==> flow/design.v <==
module ex2_1 (
	      input 		 clk, rst, validi,
	      input [31:0] 	 data_in,
	      output logic 	 valido, 
	      output logic [31:0] data_out
	      );
   enum 			 {S0, S1, S2} state, next;
   logic [31:0]  		 a1, a2, a3;
   logic [31:0]			 counter;
   always_ff @(posedge clk or posedge rst) begin
      if (rst) begin
	 data_out <= 32'b0;
	 valido <= 1'b0;
	 state = S0;
	 counter = 0;
	 a1 = 0;
	 a2 = 0;
	 a3 = 0;
      end
      else begin
	 case (state)
	   S0: begin
	      if (validi) 
		  	begin
		  		a1 = data_in;
		  		a2 += data_in;
		  		a3 *= data_in;
		  		data_out <= a2;
		 		if(counter > 2 && (counter % 3 == 0)) 
					begin
	 	 				valido <= 1'b1;
		 			end
		 		next = S1;
		 		counter += 1;
		  	end
		  else 
		  	begin
		 		next = S0;
		 		counter = 0;
				valido <= 1'b0;
	      	end
	   end
	   S1: begin
	      if (validi) 
		  	begin
		 		a1 *= data_in;
		 		a2 = data_in;
		 		a3 += data_in;
		 		data_out <= a3;
		 		if(counter > 2 && (counter % 3 == 1)) 
					begin
	 	 				valido <= 1'b1;
		 			end
		 		next = S2;
		 		counter += 1;
			end	      
		  else 
		  	begin
				next = S0;
				counter = 0;
				valido <= 1'b0;
		  	end
	   end
	   S2: begin
	      if (validi) 
		  	begin
		 		a1 += data_in;
		 		a2 *= data_in;
		 		a3 = data_in;
		 		data_out <= a1;
		 		if(counter % 3 == 2) 
					begin
		 				valido <= 1'b1;
		  			end
	      		next = S0;
		  		counter += 1;
			end
		  else 
		  	begin
				next = S0;
		 		counter = 0;
				valido <= 1'b0;
			end
	   end
	 endcase
	 state = next;
      end
   end
endmodule
* Tool chain data of ex2_1
What the tools print for ex2_1, step after step.
Line numbers count from 1 in the design file above.
The mark - stands for no value.
- Design top :: ex2_1
- Clock input :: clk
- Cell library :: sky130hd
- Timing corner :: tt_025C_1v80

* Word level
Source: Yosys, flattened and elaborated, memories not mapped. Widths are those after wreduce. Registers that Yosys merges into a memory's read port (data or address) are not register bits. Print and check cells do not count.
- Flip-flop bits (word level) :: 225
- Bits in latches :: 0
- Memory bits (writable) :: 0
- ROM bits :: 0
- Clocked read ports x word width :: 0
- Memories :: 0
- Bits of input ports :: 35
- Output and inout port bits :: 33
- Word-level cells :: 58
- Add/sub/neg operators :: 4
- Multipliers :: 3
- Divide/modulo/power cells :: 1
- Order comparisons :: 1
- Equality and inequality tests :: 10
- Shifts and indexed selects :: 0
- Mux-type cells :: 23
- Bitwise operators :: 0
- Reduce/logical cells :: 8
** Operators by type and width (count)
- 32-bit by 32-bit multiplier with 32-bit output :: 3
- 32-bit case mux with 3-bit select :: 5
- 32-bit 2-to-1 mux :: 9
- 32-bit adder :: 3
- 32-bit by 1-bit == test with 1-bit output with constant B :: 2
- 32-bit by 2-bit remainder unit with 32-bit output with constant B :: 1
- 32-bit by 2-bit == test with 1-bit output with constant B :: 2
- 32-bit logical NOT :: 2
- 32-bit by 1-bit adder with 32-bit output with constant B :: 1
- 32-bit by 2-bit > comparator with 1-bit output with constant B :: 1
- 3-bit != test with constant B :: 3
- 4-bit AND reduction :: 2
- 1-bit 2-to-1 mux :: 7
- 2-bit != test with constant B :: 3
- 3-bit nonzero test :: 1
- 3-bit OR reduction :: 1
- 1-bit case mux with 3-bit select :: 1
- 1-bit logical AND :: 2
- 2-bit 2-to-1 mux :: 1

* Depth
Depth = most cells in a row (Yosys ltp): at word level without a register or memory, in the mapped netlist without a sequential cell, where the memories' decode and read muxes count.
- Depth in word-level cells :: 6
- ABC_AREA :: 0
- Gate-level depth with buffers :: 41
- Gate-level depth less buffers :: 39

* Mapped cells and area
Source: synth_stat.txt of the flow (Yosys; design flattened, memories mapped). It holds for the ABC_AREA given above (unset counts as 0); a run with the other value may have another netlist.
The area totals of this step are shown rounded.
- Cell count :: 7265
- Cell area after synthesis :: 60400 µm²
- Sequential part of the area :: 4120 µm²
- Flip-flops :: 165
- Buffer cells :: 436
** Cells by type
- sky130_fd_sc_hd__fa_1 :: count 1227, area in all 2.46E+04 µm²
- sky130_fd_sc_hd__ha_1 :: count 471, area in all 5.89E+03 µm²
- sky130_fd_sc_hd__inv_1 :: count 1567, area in all 5.88E+03 µm²
- sky130_fd_sc_hd__nand2_1 :: count 1451, area in all 5.45E+03 µm²
- sky130_fd_sc_hd__dfrtp_1 :: count 163, area in all 4.08E+03 µm²
- sky130_fd_sc_hd__xnor2_1 :: count 285, area in all 2.5E+03 µm²
- sky130_fd_sc_hd__and2_1 :: count 396, area in all 2.48E+03 µm²
- sky130_fd_sc_hd__clkbuf_1 :: count 404, area in all 1.52E+03 µm²
- sky130_fd_sc_hd__o21ai_0 :: count 229, area in all 1.15E+03 µm²
- sky130_fd_sc_hd__a21oi_1 :: count 214, area in all 1.07E+03 µm²
- sky130_fd_sc_hd__nor2_1 :: count 175, area in all 656.88 µm²
- sky130_fd_sc_hd__xor2_1 :: count 65, area in all 569.296 µm²
- sky130_fd_sc_hd__nand3_1 :: count 60, area in all 300.288 µm²
- sky130_fd_sc_hd__o31ai_1 :: count 39, area in all 292.781 µm²
- sky130_fd_sc_hd__a21o_1 :: count 37, area in all 277.766 µm²
- sky130_fd_sc_hd__o21bai_1 :: count 33, area in all 247.738 µm²
- sky130_fd_sc_hd__a221oi_1 :: count 24, area in all 210.202 µm²
- sky130_fd_sc_hd__nor3_1 :: count 39, area in all 195.187 µm²
Other cell types: 84; their cells: 386.

* Path before layout
Source: OpenSTA report_checks on the synthesized netlist (no wires, ideal clock, input and output delay 20% of the period each), path of least setup slack; recovery checks are left aside. Register names are those of the netlist, which keeps one name where synthesis merged equal registers.
- Kind :: input to register
- Start :: input data_in[2]
- End :: register a2[31]
- Period :: 10000 ps
- Input delay :: 2000 ps
- Setup time :: 125 ps
- Launch time at the first pin :: 2000 ps
- Arrival time :: 10551 ps
- Required time :: 9875 ps
- Path slack :: -676 ps
- Delay of the path :: 8676 ps
- Stages on the path :: 41
- Buffers on the path :: 3
- Synthesis period reached :: 10676 ps
"delay of the path" = arrival - input delay + setup time.
"stages on the path": output pins that drive a net of the path, with the launching flip-flop's if there is one; two outputs of one cell count as two.
"synthesis period reached" is the clock period less the worst setup slack; recovery checks do not enter. This is arithmetic on one report: input and output delays are still those of the set period (20% each).
The rows between start and end are the longest chain of elaborated cells between them; the timing report does not say that the signal goes this way. Where chains are equally long, one stands for them.
Each line given opens the expression or statement behind the cell; cells for indexed reads and writes are added by Yosys, which also makes memories of some case tables.
- Cells stage by stage :: sky130_fd_sc_hd__clkbuf_1 sky130_fd_sc_hd__clkbuf_1 sky130_fd_sc_hd__clkbuf_1 sky130_fd_sc_hd__nand2_1 sky130_fd_sc_hd__fa_1 sky130_fd_sc_hd__inv_1 sky130_fd_sc_hd__fa_1 sky130_fd_sc_hd__fa_1 sky130_fd_sc_hd__fa_1 sky130_fd_sc_hd__ha_1 sky130_fd_sc_hd__ha_1 sky130_fd_sc_hd__inv_1 sky130_fd_sc_hd__fa_1 sky130_fd_sc_hd__fa_1 sky130_fd_sc_hd__inv_1 sky130_fd_sc_hd__ha_1 sky130_fd_sc_hd__inv_1 sky130_fd_sc_hd__a21oi_1 [... 5 more ...] sky130_fd_sc_hd__a21boi_0 sky130_fd_sc_hd__o21ai_0 sky130_fd_sc_hd__a21boi_0 sky130_fd_sc_hd__o21ai_0 sky130_fd_sc_hd__a21boi_0 sky130_fd_sc_hd__o21ai_0 sky130_fd_sc_hd__a21boi_0 sky130_fd_sc_hd__o21ai_0 sky130_fd_sc_hd__a21boi_0 sky130_fd_sc_hd__o21ai_0 sky130_fd_sc_hd__a21boi_0 sky130_fd_sc_hd__o21ai_0 sky130_fd_sc_hd__a21oi_1 sky130_fd_sc_hd__o211a_1 sky130_fd_sc_hd__or3_1 sky130_fd_sc_hd__a32o_1 sky130_fd_sc_hd__nand2_1 sky130_fd_sc_hd__a21oi_1
- Length of the longest elaborated chain :: 3
- Elaborated cells between the ends (all ways) :: 5
- RTL lines with such cells :: 5
- Those cells by class :: add/sub (1); mul (1); mux (3)
** RTL lines, path after synthesis
- from (decl) :: RTL line 3 : input [31:0] data_in,
- 32-bit by 32-bit multiplier with 32-bit output :: RTL line 68 : a2 *= data_in;
- 32-bit 2-to-1 mux :: RTL line 65 : if (validi)
- 32-bit case mux with 3-bit select :: RTL line 21 : case (state)
- to (assign) :: RTL line 17 : a2 = 0;
- to (assign) :: RTL line 47 : a2 = data_in;
- to (decl) :: RTL line 8 : logic [31:0] a1, a2, a3;

* Worst path after layout
Path of least setup slack in the final report of record 1 (OpenROAD, finished layout, wires in). Where an end is a register, its clock arrival counts in the times.
The report prints the path's times to 10 ps; the period is as set.
- Kind :: input to register
- Start :: input data_in[4]
- End :: register a1[31]
- Period :: 10000 ps
- Input delay :: 2000 ps
- Setup time :: 140 ps
- Launch time at the first pin :: 2000 ps
- Arrival time :: 10010 ps
- Required time :: 10360 ps
- Path slack :: 350 ps
- Stages on the path :: 39
- Buffers on the path :: 3
The rows between start and end are the longest chain of elaborated cells between them; the timing report does not say that the signal goes this way. Where chains are equally long, one stands for them.
- Cells stage by stage :: sky130_fd_sc_hd__buf_16 sky130_fd_sc_hd__buf_12 sky130_fd_sc_hd__nand2_1 sky130_fd_sc_hd__fa_1 sky130_fd_sc_hd__inv_1 sky130_fd_sc_hd__fa_1 sky130_fd_sc_hd__fa_1 sky130_fd_sc_hd__fa_1 sky130_fd_sc_hd__ha_1 sky130_fd_sc_hd__ha_1 sky130_fd_sc_hd__inv_1 sky130_fd_sc_hd__fa_1 sky130_fd_sc_hd__inv_1 sky130_fd_sc_hd__fa_1 sky130_fd_sc_hd__ha_4 sky130_fd_sc_hd__o21ai_2 sky130_fd_sc_hd__a21oi_2 sky130_fd_sc_hd__o21ai_1 [... 3 more ...] sky130_fd_sc_hd__o21ai_1 sky130_fd_sc_hd__a21boi_2 sky130_fd_sc_hd__o21ai_2 sky130_fd_sc_hd__a21boi_2 sky130_fd_sc_hd__o21ai_2 sky130_fd_sc_hd__a21boi_2 sky130_fd_sc_hd__o21ai_2 sky130_fd_sc_hd__a21boi_2 sky130_fd_sc_hd__o21ai_1 sky130_fd_sc_hd__a21boi_1 sky130_fd_sc_hd__buf_4 sky130_fd_sc_hd__o21a_1 sky130_fd_sc_hd__nor2_2 sky130_fd_sc_hd__o21ai_2 sky130_fd_sc_hd__o41a_1 sky130_fd_sc_hd__xnor2_1 sky130_fd_sc_hd__a211oi_1 sky130_fd_sc_hd__o31ai_1
- Length of the longest elaborated chain :: 3
- Elaborated cells between the ends (all ways) :: 5
- RTL lines with such cells :: 5
- Those cells by class :: add/sub (1); mul (1); mux (3)
** RTL lines, path after layout
- from (decl) :: RTL line 3 : input [31:0] data_in,
- 32-bit by 32-bit multiplier with 32-bit output :: RTL line 46 : a1 *= data_in;
- 32-bit 2-to-1 mux :: RTL line 44 : if (validi)
- 32-bit case mux with 3-bit select :: RTL line 21 : case (state)
- to (assign) :: RTL line 16 : a1 = 0;
- to (assign) :: RTL line 25 : a1 = data_in;
- to (decl) :: RTL line 8 : logic [31:0] a1, a2, a3;

Flow measurements of ex2_1 on sky130hd: 6 stored runs with different settings, listed in no order. Input and output delays are each 20% of the period that was set; the output load is 0.01 pF.
"period achieved" = clock period - worst setup slack. The figure is calculated, with input and output delays left at 20% of the set period.
"critical path time" means the part of the period allowed to the worst setup path (the constraints hold back 20% at inputs and 20% at outputs) less its slack; where the path has registers, the arrival times of their clocks count too.
"critical path time" is given in steps of 10 ps.
Values from the reports are rounded here.

** Record 1
- Settings :: period_ns=10.0; CAP_MARGIN=20; CORE_MARGIN=2; CORE_UTILIZATION=40; SLEW_MARGIN=20
- Netlist area reported by Yosys :: 60400 µm²
- Die size :: 154000 µm²
- Standard-cell area after routing :: 65800 µm²
- Setup slack of the critical path :: 352 ps
- Total negative slack on setup checks :: 0 ps
- Smallest hold slack :: 486 ps
- Period achieved :: 9648 ps
- Critical path time :: 7650 ps
- Worst setup path type :: input to register

** Record 2
- Settings :: CAP_MARGIN=35; CELL_PAD_IN_SITES_GLOBAL_PLACEMENT=2; CORE_MARGIN=9; CTS_CLUSTER_SIZE=27; GPL_ROUTABILITY_DRIVEN=0; GPL_TIMING_DRIVEN=0; HOLD_SLACK_MARGIN=0.02; PLACE_DENSITY=0.74; SLEW_MARGIN=15; period_ns=12.0; CORE_UTILIZATION=40
- Netlist area reported by Yosys :: 60400 µm²
- Die size :: 165000 µm²
- Standard-cell area after routing :: 66200 µm²
- Setup slack of the critical path :: 176 ps
- Total negative slack on setup checks :: 0 ps
- Smallest hold slack :: 477 ps
- Period achieved :: 11824 ps
- Critical path time :: 9420 ps
- Worst setup path type :: input to register

** Record 3
- Settings :: CAP_MARGIN=35; CELL_PAD_IN_SITES_GLOBAL_PLACEMENT=2; CORE_MARGIN=9; CORE_UTILIZATION=49; CTS_CLUSTER_SIZE=27; GPL_ROUTABILITY_DRIVEN=0; GPL_TIMING_DRIVEN=0; HOLD_SLACK_MARGIN=0.02; PLACE_DENSITY=0.74; SLEW_MARGIN=15; period_ns=12.0
- Netlist area reported by Yosys :: 60400 µm²
- Die size :: 136000 µm²
- Standard-cell area after routing :: 65400 µm²
- Setup slack of the critical path :: 226 ps
- Total negative slack on setup checks :: 0 ps
- Smallest hold slack :: 475 ps
- Period achieved :: 11774 ps
- Critical path time :: 9370 ps
- Worst setup path type :: input to register

** Record 4
- Settings :: period_ns=17.0; CAP_MARGIN=20; CORE_MARGIN=2; CORE_UTILIZATION=40; SLEW_MARGIN=20
- Netlist area reported by Yosys :: 60400 µm²
- Die size :: 154000 µm²
- Standard-cell area after routing :: 63300 µm²
- Setup slack of the critical path :: 4110 ps
- Total negative slack on setup checks :: 0 ps
- Smallest hold slack :: 477 ps
- Period achieved :: 12890 ps
- Critical path time :: 9490 ps
- Worst setup path type :: input to register

** Record 5
- Settings :: CAP_MARGIN=15; CELL_PAD_IN_SITES_DETAIL_PLACEMENT=2; CELL_PAD_IN_SITES_GLOBAL_PLACEMENT=2; CORE_MARGIN=9; CORE_UTILIZATION=17; CTS_CLUSTER_DIAMETER=77; CTS_CLUSTER_SIZE=25; GPL_ROUTABILITY_DRIVEN=1; GPL_TIMING_DRIVEN=0; HOLD_SLACK_MARGIN=0.12; MIN_ROUTING_LAYER=met2; PLACE_DENSITY_LB_ADDON=0.13; TNS_END_PERCENT=85; period_ns=8.27; SLEW_MARGIN=20
- Netlist area reported by Yosys :: 60400 µm²
- Die size :: 377000 µm²
- Standard-cell area after routing :: 75800 µm²
- Setup slack of the critical path :: -2010 ps
- Total negative slack on setup checks :: -37500 ps
- Smallest hold slack :: 493 ps
- Period achieved :: 10279 ps
- Critical path time :: 8630 ps
- Worst setup path type :: input to register

** Record 6
- Settings :: CAP_MARGIN=30; period_ns=12.0; CORE_MARGIN=2; CORE_UTILIZATION=40; SLEW_MARGIN=20
- Netlist area reported by Yosys :: 60400 µm²
- Die size :: 154000 µm²
- Standard-cell area after routing :: 63700 µm²
- Setup slack of the critical path :: 821 ps
- Total negative slack on setup checks :: 0 ps
- Smallest hold slack :: 478 ps
- Period achieved :: 11179 ps
- Critical path time :: 8780 ps
- Worst setup path type :: input to register
